==> flow/design.v <==
`timescale 1ns / 1ps
module compff2(ce,clk,x1,img1,x2,img2,y1,img3,y2,img4);
input ce,clk;
input signed [15:0] x1,img1,x2,img2;
output reg signed [15:0] y1,img3,y2,img4;
always @(posedge clk)
begin
y1 <= x1+x2;
img3 <= img1+ img2 ;
y2 <= x1-x2;
img4 <= img1 - img2;
end
endmodule
`timescale 1ns / 1ps
module compff4(ce,clk,xa1,imga1,xa2,imga2,xa3,imga3,xa4,imga4,yb1,imgb1,yb2,imgb2,yb3,imgb3,yb4,imgb4);
input ce,clk;
input signed[15:0] xa1,imga1,xa2,imga2,xa3,imga3,xa4,imga4;
output reg signed [15:0]yb1,imgb1,yb2,imgb2,yb3,imgb3,yb4,imgb4;
wire signed [15:0] yc1,imgc1,yc2,imgc2,yc3,imgc3,yc4,imgc4;
compff2 a0(ce,clk,xa1,imga1,xa3,imga3,yc1,imgc1,yc2,imgc2);
compff2 a1(ce,clk,xa2,imga2,xa4,imga4,yc3,imgc3,yc4,imgc4);
always @(posedge clk)
begin 
yb1 <= yc1 + yc3;
imgb1 <= imgc1 + imgc3;
yb2 <= yc2 + imgc4;
imgb2 <=  imgc2 - yc4 ;
yb3 <= yc1 - yc3;
imgb3 <= imgc1 - imgc3;
yb4 <= yc2 - imgc4;
imgb4 <= imgc2 +  yc4 ;
end
endmodule
`timescale 1ns / 1ps
module compff8(ce,clk,xg1,imgg1,xg2,imgg2,xg3,imgg3,xg4,imgg4,xg5,imgg5,xg6,imgg6,xg7,imgg7,xg8,imgg8,yh1,imgh1,yh2,imgh2,yh3,imgh3,yh4,imgh4,yh5,imgh5,yh6,imgh6,yh7,imgh7,yh8,imgh8);
input ce,clk;
input signed[15:0] xg1,imgg1,xg2,imgg2,xg3,imgg3,xg4,imgg4,xg5,imgg5,xg6,imgg6,xg7,imgg7,xg8,imgg8;
output reg signed[15:0] yh1,imgh1,yh2,imgh2,yh3,imgh3,yh4,imgh4,yh5,imgh5,yh6,imgh6,yh7,imgh7,yh8,imgh8;
wire signed [15:0] ya[7:0],imga[7:0];
compff4 b1(ce,clk,xg1,imgg1,xg3,imgg3,xg5,imgg5,xg7,imgg7,ya[0],imga[0],ya[1],imga[1],ya[2],imga[2],ya[3],imga[3]);
compff4 b2(ce,clk,xg2,imgg2,xg4,imgg4,xg6,imgg6,xg8,imgg8,ya[4],imga[4],ya[5],imga[5],ya[6],imga[6],ya[7],imga[7]);
function signed [15:0] m707;
input signed [15:0] s;
reg signed [31:0] p;
begin
p = s * 32'sd23167 + 32'sd16384;
m707 = p[30:15];
end
endfunction
always @(posedge clk)                
begin
yh1 <= ya[0] + ya[4]  ;
imgh1 <= imga[0] + imga[4] ;
yh2 <= ya[1]+ m707(ya[5] + imga[5]) ;
imgh2 <= imga[1]+ m707(imga[5] - ya[5]) ;
yh3 <= ya[2] + imga[6];
imgh3 <= imga[2] - ya[6];
yh4 <= ya[3] + m707(imga[7] - ya[7]);
imgh4 <= imga[3] - m707(ya[7] + imga[7]);
yh5 <= ya[0] - ya[4];
imgh5 <= imga[0] - imga[4];
yh6 <= ya[1] - m707(ya[5] + imga[5]);
imgh6 <= imga[1] + m707( ya[5] - imga[5]);
yh7 <= ya[2] - imga[6];
imgh7 <= imga[2] + ya[6];
yh8 <= ya[3] + m707(ya[7] - imga[7]);
imgh8 <= imga[3] + m707(ya[7] + imga[7]);
end
endmodule
## From RTL to reports: compff8

Module compff8 before and after one edit of its RTL, step after step.
"unedited" refers to lines of the RTL above, "edited" to lines of the edited file.
"difference": "edited" minus "unedited" as printed here. "rel. change": 100 x difference / "unedited".
Operators: Yosys type, input widths -> output width; for muxes data width and select width s.
Library cell names are shortened.
The mark n/a stands for no value.

| set-up | value |
|---|---|
| design top | compff8 |
| clock port | clk |
| standard-cell library | sky130hd |
| timing corner | tt_025C_1v80 |

## Edit of the RTL

Unified diff, file above to edited file.
The edit is scripted: it alters the design's behaviour and was not made to optimise anything.

```diff
@@ -44,5 +44,5 @@
 reg signed [31:0] p;
 begin
-p = s * 32'sd23167 + 32'sd16384;
+p = (s + 32'sd23167) + 32'sd16384;
 m707 = p[30:15];
 end
```

## Word-level counts

Counts by Yosys on the flattened word-level netlist (proc, flatten, opt, wreduce). Print and check cells are left out. Cells with the same type and inputs are merged into one.

Operators by class:

| what | unedited | edited | difference | rel. change (%) |
|---|---|---|---|---|
| order comparisons | 0 | 0 | 0 | n/a |
| $add $sub $neg | 60 | 66 | +6 | +10.00 |
| bitwise operators | 0 | 0 | 0 | n/a |
| multiplexer cells | 0 | 0 | 0 | n/a |
| shifts and indexed selects | 0 | 0 | 0 | n/a |
| multiply operators | 6 | 0 | -6 | -100.00 |
| divide/modulo/power cells | 0 | 0 | 0 | n/a |
| reductions and logical operators | 0 | 0 | 0 | n/a |
| equal/unequal tests | 0 | 0 | 0 | n/a |

Operators with widths:

| cell | unedited | edited | difference | rel. change (%) |
|---|---|---|---|---|
| $add 16x16->16 | 28 | 22 | -6 | -21.43 |
| $add 31x16->31 const B | 6 | 0 | -6 | -100.00 |
| $mul 16x16->31 const B | 6 | 0 | -6 | -100.00 |
| $add 16x16->17 const B | 0 | 6 | +6 | n/a |
| $add 16x3->16 | 0 | 6 | +6 | n/a |
| $add 17x16->18 const B | 0 | 6 | +6 | n/a |
| $sub 16x16->16 | 26 | 24 | -2 | -7.69 |
| $sub 16x3->16 | 0 | 2 | +2 | n/a |

Storage and ports:

| what | unedited | edited | difference | rel. change (%) |
|---|---|---|---|---|
| RAM bits | 0 | 0 | 0 | n/a |
| output and inout port bits | 256 | 256 | 0 | 0.00 |
| register bits | 768 | 768 | 0 | 0.00 |
| word-level cells | 114 | 114 | 0 | 0.00 |
| memories kept | 0 | 0 | 0 | n/a |
| latch bits | 0 | 0 | 0 | n/a |
| word width x clocked read ports | 0 | 0 | 0 | n/a |
| bits in read-only memories | 0 | 0 | 0 | n/a |

## Depth

Longest topological path by Yosys (ltp), each cell counted once; first at word level (registers and memories cut), then after technology mapping (sequential cells cut; the memories' decode and read muxes count).

Logic depth:

| what | unedited | edited | difference | rel. change (%) |
|---|---|---|---|---|
| depth after elaboration | 4 | 4 | 0 | 0.00 |
| ABC_AREA | 0 | 0 | n/a | n/a |
| mapped depth | 45 | 21 | -24 | -53.33 |
| gate-level depth less buffers | 45 | 20 | -25 | -55.56 |

## Netlist

Source: synth_stat.txt of the flow (Yosys; design flattened, memories mapped). It holds for the ABC_AREA given above (unset counts as 0); a run with the other value may have another netlist.

Synthesis totals:

| what | unedited | edited | difference | rel. change (%) |
|---|---|---|---|---|
| sequential part of the area (um2) | 14934.3 | 14934.3 | 0.0 | 0.00 |
| chip area (Yosys) (um2) | 82761.9 | 47650.7 | -35111.2 | -42.42 |
| buffers | 112 | 128 | +16 | +14.29 |
| cell count | 9194 | 5408 | -3786 | -41.18 |
| flip-flop cells | 746 | 746 | 0 | 0.00 |

Cell types:

| cell | unedited | edited | difference | rel. change (%) |
|---|---|---|---|---|
| inv_1 | 2118 | 766 | -1352 | -63.83 |
| ha_1 | 1529 | 705 | -824 | -53.89 |
| fa_1 | 730 | 54 | -676 | -92.60 |
| nor2_1 | 493 | 339 | -154 | -31.24 |
| o21ai_0 | 293 | 153 | -140 | -47.78 |
| xnor2_1 | 634 | 513 | -121 | -19.09 |
| a21oi_1 | 521 | 434 | -87 | -16.70 |
| xor2_1 | 234 | 163 | -71 | -30.34 |
| nor2b_1 | 134 | 82 | -52 | -38.81 |
| nor3_1 | 178 | 129 | -49 | -27.53 |
| a211oi_1 | 63 | 17 | -46 | -73.02 |
| o21bai_1 | 142 | 186 | +44 | +30.99 |
| a2111oi_0 | 60 | 17 | -43 | -71.67 |
| o41ai_1 | 50 | 7 | -43 | -86.00 |
| o21ai_1 | 6 | 48 | +42 | +700.00 |
| nand2_1 | 180 | 140 | -40 | -22.22 |
| o211ai_1 | 58 | 19 | -39 | -67.24 |
| and2_1 | 45 | 13 | -32 | -71.11 |

Cell types equal on both sides are left out: 11.
Not every row of either side is listed.
By module: a second synthesis without flattening, with its own total; a netlist apart from the flattened one above.

Unflattened totals:

| what | unedited | edited | difference | rel. change (%) |
|---|---|---|---|---|
| cell total of the unflattened synthesis | 10076 | 6075 | -4001 | -39.71 |
| area (unflattened synthesis) (um2) | 88523.7 | 51997.4 | -36526.3 | -41.26 |

Each row is one instance without its submodules.

Modules, unedited:

| module | cells | sequential area (um2) | times used | area (um2) |
|---|---|---|---|---|
| compff8 | 5998 | 5004.8 | 1 | 53680.2 |
| compff2 | 520 | 1241.2 | 4 | 4416.7 |
| compff4 | 999 | 2482.4 | 2 | 8588.2 |

Modules, edited:

| module | cells | sequential area (um2) | times used | area (um2) |
|---|---|---|---|---|
| compff2 | 520 | 1241.2 | 4 | 4416.7 |
| compff4 | 999 | 2482.4 | 2 | 8588.2 |
| compff8 | 1997 | 5004.8 | 1 | 17154.0 |

## Path before layout

OpenSTA on the mapped netlist: ideal clock, no wires. The path of least setup slack (recovery checks aside). Input and output delay are each 20% of the period. Register names are those of the netlist, which keeps one name where synthesis merged equal registers.

Timing path after synthesis:

| what | unedited | edited | difference | rel. change (%) |
|---|---|---|---|---|
| kind | reg-to-reg | reg-to-reg | n/a | n/a |
| start | register b2.imgb2[0] | register (name not given) | n/a | n/a |
| end | register imgh2[15] | register imgh4[12] | n/a | n/a |
| required time (ns) | 11.871 | 11.928 | +0.057 | +0.48 |
| path delay (ns) | 9.813 | 4.655 | -5.158 | -52.56 |
| library setup time (ns) | 0.129 | 0.072 | -0.057 | n/a |
| arrival (ns) | 9.684 | 4.583 | -5.101 | -52.67 |
| clock period (ns) | 12.0 | 12.0 | 0.0 | 0.00 |
| path slack (ns) | 2.186 | 7.346 | +5.160 | n/a |
| launch time at the first pin (ns) | 0.000 | 0.000 | 0.000 | n/a |
| stages | 40 | 21 | -19 | -47.50 |
| period reached after synthesis (ns) | 9.814 | 4.654 | -5.160 | -52.58 |

"path delay" is the arrival time less input delay plus setup time.
"stages": output pins that drive a net of the path, with the launching flip-flop's if there is one; two outputs of one cell count as two.
"period reached after synthesis" = period - worst setup slack (recovery checks aside). The figure is calculated, with input and output delays left at 20% of the set period.
Between the ends stands the longest chain of elaborated cells between them, by number of cells; it is not shown to be the way that was timed. Of several equally long chains one is given.
A line is the first line of the expression or statement that the cell stems from. Yosys adds cells for indexed reads and writes and turns some case tables into memories.

| between the ends, after synthesis, unedited | value |
|---|---|
| cell sequence | dfxtp_1 inv_1 ha_1 inv_1 fa_1 a21o_1 a21oi_1 o21bai_1 a31oi_1 o21ai_0 o41ai_2 nor2_1 o21ai_0 nand2b_1 xnor2_1 fa_1 fa_1 inv_1 [... 4 more ...] fa_1 inv_1 ha_1 nand2_1 or4_1 nor3b_1 o21ai_0 a21boi_0 nor2_1 xnor2_1 ha_1 nor4_1 nor4_1 o21a_1 o21ai_0 a21boi_0 a211oi_1 xnor3_1 |
| length of the longest elaborated chain | 4 |
| elaborated cells between the ends (all ways) | 4 |
| source lines of those cells | 2 |
| those cells by class | 3 x add/sub; 1 x mul |

Ends and longest elaborated chain, after synthesis, unedited:

| what | line | RTL |
|---|---|---|
| start, declared | 18 | `output reg signed [15:0]yb1,imgb1,yb2,imgb2,yb3,imgb3,yb4,imgb4;` |
| start, assigned | 27 | `imgb2 <=  imgc2 - yc4 ;` |
| $sub 16x16->16 | 55 | `imgh2 <= imga[1]+ m707(imga[5] - ya[5]) ;` |
| $mul 16x16->31 | 46 | `p = s * 32'sd23167 + 32'sd16384;` |
| $add 31x16->31 | 46 |  |
| $add 16x16->16 | 55 |  |
| end, assigned | 55 |  |
| end, declared | 38 | `output reg signed[15:0] yh1,imgh1,yh2,imgh2,yh3,imgh3,yh4,imgh4,yh5,imgh5,yh6,imgh6,yh7,imgh7,yh8,imgh8;` |

| between the ends, after synthesis, edited | value |
|---|---|
| cell sequence | dfxtp_1 ha_1 fa_1 nor2b_1 o21ai_1 nand4b_1 a41oi_1 nor2_1 nor2_1 mux2_2 nor4_1 o32ai_1 xor2_1 ha_1 inv_1 fa_1 nor3_1 nand2b_1 or4_1 nor3_1 xor2_1 |

Ends and longest elaborated chain, after synthesis, edited:

| what | line | RTL |
|---|---|---|
| end, assigned | 59 | `imgh4 <= imga[3] - m707(ya[7] + imga[7]);` |
| end, declared | 38 | `output reg signed[15:0] yh1,imgh1,yh2,imgh2,yh3,imgh3,yh4,imgh4,yh5,imgh5,yh6,imgh6,yh7,imgh7,yh8,imgh8;` |

edited: Chain of elaborated cells between the ends: none given.

## Worst path after layout

From the final timing report of each run of set A: the path of least setup slack in the routed layout; clock arrival at registers is part of the times.

Timing path post-layout:

| what | unedited | edited | difference | rel. change (%) |
|---|---|---|---|---|
| kind | reg-to-reg | reg-to-reg | n/a | n/a |
| start | register b2.imgb2[1] | register b2.imgb4[4] | n/a | n/a |
| end | register imgh2[15] | register imgh4[12] | n/a | n/a |
| arrival (ns) | 11.59 | 6.22 | -5.37 | -46.33 |
| path slack (ns) | 0.99 | 6.37 | +5.38 | n/a |
| library setup time (ns) | 0.12 | 0.06 | -0.06 | n/a |
| stages | 38 | 21 | -17 | -44.74 |
| required time (ns) | 12.57 | 12.59 | +0.02 | +0.16 |
| clock period (ns) | 12.0 | 12.0 | 0.0 | 0.00 |
| launch time at the first pin (ns) | 0.73 | 0.66 | -0.07 | -9.59 |

Between the ends stands the longest chain of elaborated cells between them, by number of cells; it is not shown to be the way that was timed. Of several equally long chains one is given.

| between the ends, post-layout, unedited | value |
|---|---|
| cell sequence | dfxtp_1 inv_1 ha_1 nor2b_1 o21ai_1 a21oi_1 o31a_1 o2111ai_1 nand3_1 a21oi_1 o21bai_1 xor2_1 inv_1 fa_1 fa_1 inv_1 fa_1 fa_1 [... 2 more ...] fa_1 inv_1 ha_1 nand2_1 or4_1 nor3b_1 o21ai_0 a21boi_0 nor2_1 xnor2_1 ha_1 nor4_1 nor4_1 o21a_1 o21ai_0 a21boi_0 a211oi_1 xnor3_1 |
| length of the longest elaborated chain | 4 |
| elaborated cells between the ends (all ways) | 4 |
| source lines of those cells | 2 |
| those cells by class | 3 x add/sub; 1 x mul |

Ends and longest elaborated chain, post-layout, unedited:

| what | line | RTL |
|---|---|---|
| start, declared | 18 | `output reg signed [15:0]yb1,imgb1,yb2,imgb2,yb3,imgb3,yb4,imgb4;` |
| start, assigned | 27 | `imgb2 <=  imgc2 - yc4 ;` |
| $sub 16x16->16 | 55 | `imgh2 <= imga[1]+ m707(imga[5] - ya[5]) ;` |
| $mul 16x16->31 | 46 | `p = s * 32'sd23167 + 32'sd16384;` |
| $add 31x16->31 | 46 |  |
| $add 16x16->16 | 55 |  |
| end, assigned | 55 |  |
| end, declared | 38 | `output reg signed[15:0] yh1,imgh1,yh2,imgh2,yh3,imgh3,yh4,imgh4,yh5,imgh5,yh6,imgh6,yh7,imgh7,yh8,imgh8;` |

| between the ends, post-layout, edited | value |
|---|---|
| cell sequence | dfxtp_1 inv_1 ha_1 nor2_1 a211oi_2 nand3_1 a221o_1 a21oi_2 nor4b_1 mux2_2 nor4_1 o32ai_2 xor2_1 ha_1 inv_1 fa_1 nor3_1 nand2b_1 or4_1 nor3_1 xor2_1 |
| length of the longest elaborated chain | 4 |
| elaborated cells between the ends (all ways) | 4 |
| those cells by class | 4 x add/sub |

Ends and longest elaborated chain, post-layout, edited:

| what | line | RTL |
|---|---|---|
| start, declared | 18 | `output reg signed [15:0]yb1,imgb1,yb2,imgb2,yb3,imgb3,yb4,imgb4;` |
| start, assigned | 31 | `imgb4 <= imgc2 +  yc4 ;` |
| $add 16x16->16 | 59 | `imgh4 <= imga[3] - m707(ya[7] + imga[7]);` |
| $add 16x16->17 | 46 | `p = (s + 32'sd23167) + 32'sd16384;` |
| $add 17x16->18 | 46 |  |
| $sub 16x3->16 | 59 |  |
| end, assigned | 59 |  |
| end, declared | 38 | `output reg signed[15:0] yh1,imgh1,yh2,imgh2,yh3,imgh3,yh4,imgh4,yh5,imgh5,yh6,imgh6,yh7,imgh7,yh8,imgh8;` |

## Flow runs

Both versions went through the flow (Yosys, OpenROAD) with the same settings in each pair. Constraints: input delay and output delay 20% of the set period each, output load 0.01 pF.

| flow settings, set A | value |
|---|---|
| period_ns | 12.0 |
| CAP_MARGIN | 20 |
| CORE_MARGIN | 2 |
| CORE_UTILIZATION | 40 |
| SLEW_MARGIN | 20 |

Measured results, set A:

| what | unedited | edited | difference | rel. change (%) |
|---|---|---|---|---|
| setup slack of the critical path (ns) | 0.985 | 6.366 | +5.381 | n/a |
| post-synthesis cell area (um2) | 82761.9 | 47650.7 | -35111.2 | -42.42 |
| utilization after layout (%) | 46.1 | 48.6 | +2.5 | n/a |
| post-route worst hold slack (ns) | 0.636 | 0.476 | -0.160 | n/a |
| standard-cell area of the final layout (um2) | 94546.9 | 57365.0 | -37181.9 | -39.33 |
| sum of negative setup slack (ns) | 0.000 | 0.000 | 0.000 | n/a |
| achieved period (ns) | 11.015 | 5.634 | -5.381 | -48.85 |
| die outline area (um2) | 210557.0 | 121902.0 | -88655.0 | -42.10 |

| flow settings, set B | value |
|---|---|
| CORE_ASPECT_RATIO | 0.62 |
| CORE_MARGIN | 2 |
| CORE_UTILIZATION | 41 |
| CTS_CLUSTER_DIAMETER | 103 |
| PLACE_DENSITY_LB_ADDON | 0.01 |
| period_ns | 15.3 |
| CAP_MARGIN | 20 |
| SLEW_MARGIN | 20 |

Measured results, set B:

| what | unedited | edited | difference | rel. change (%) |
|---|---|---|---|---|
| setup slack of the critical path (ns) | 3.936 | 9.602 | +5.666 | n/a |
| post-synthesis cell area (um2) | 82761.9 | 47650.7 | -35111.2 | -42.42 |
| utilization after layout (%) | 47.3 | 49.5 | +2.2 | n/a |
| post-route worst hold slack (ns) | 0.620 | 0.470 | -0.150 | n/a |
| standard-cell area of the final layout (um2) | 94679.6 | 57008.4 | -37671.2 | -39.79 |
| sum of negative setup slack (ns) | 0.000 | 0.000 | 0.000 | n/a |
| achieved period (ns) | 11.364 | 5.698 | -5.666 | -49.86 |
| die outline area (um2) | 205573.0 | 119043.0 | -86530.0 | -42.09 |

"achieved period" = clock period - worst setup slack. The figure is calculated, with input and output delays left at 20% of the set period.
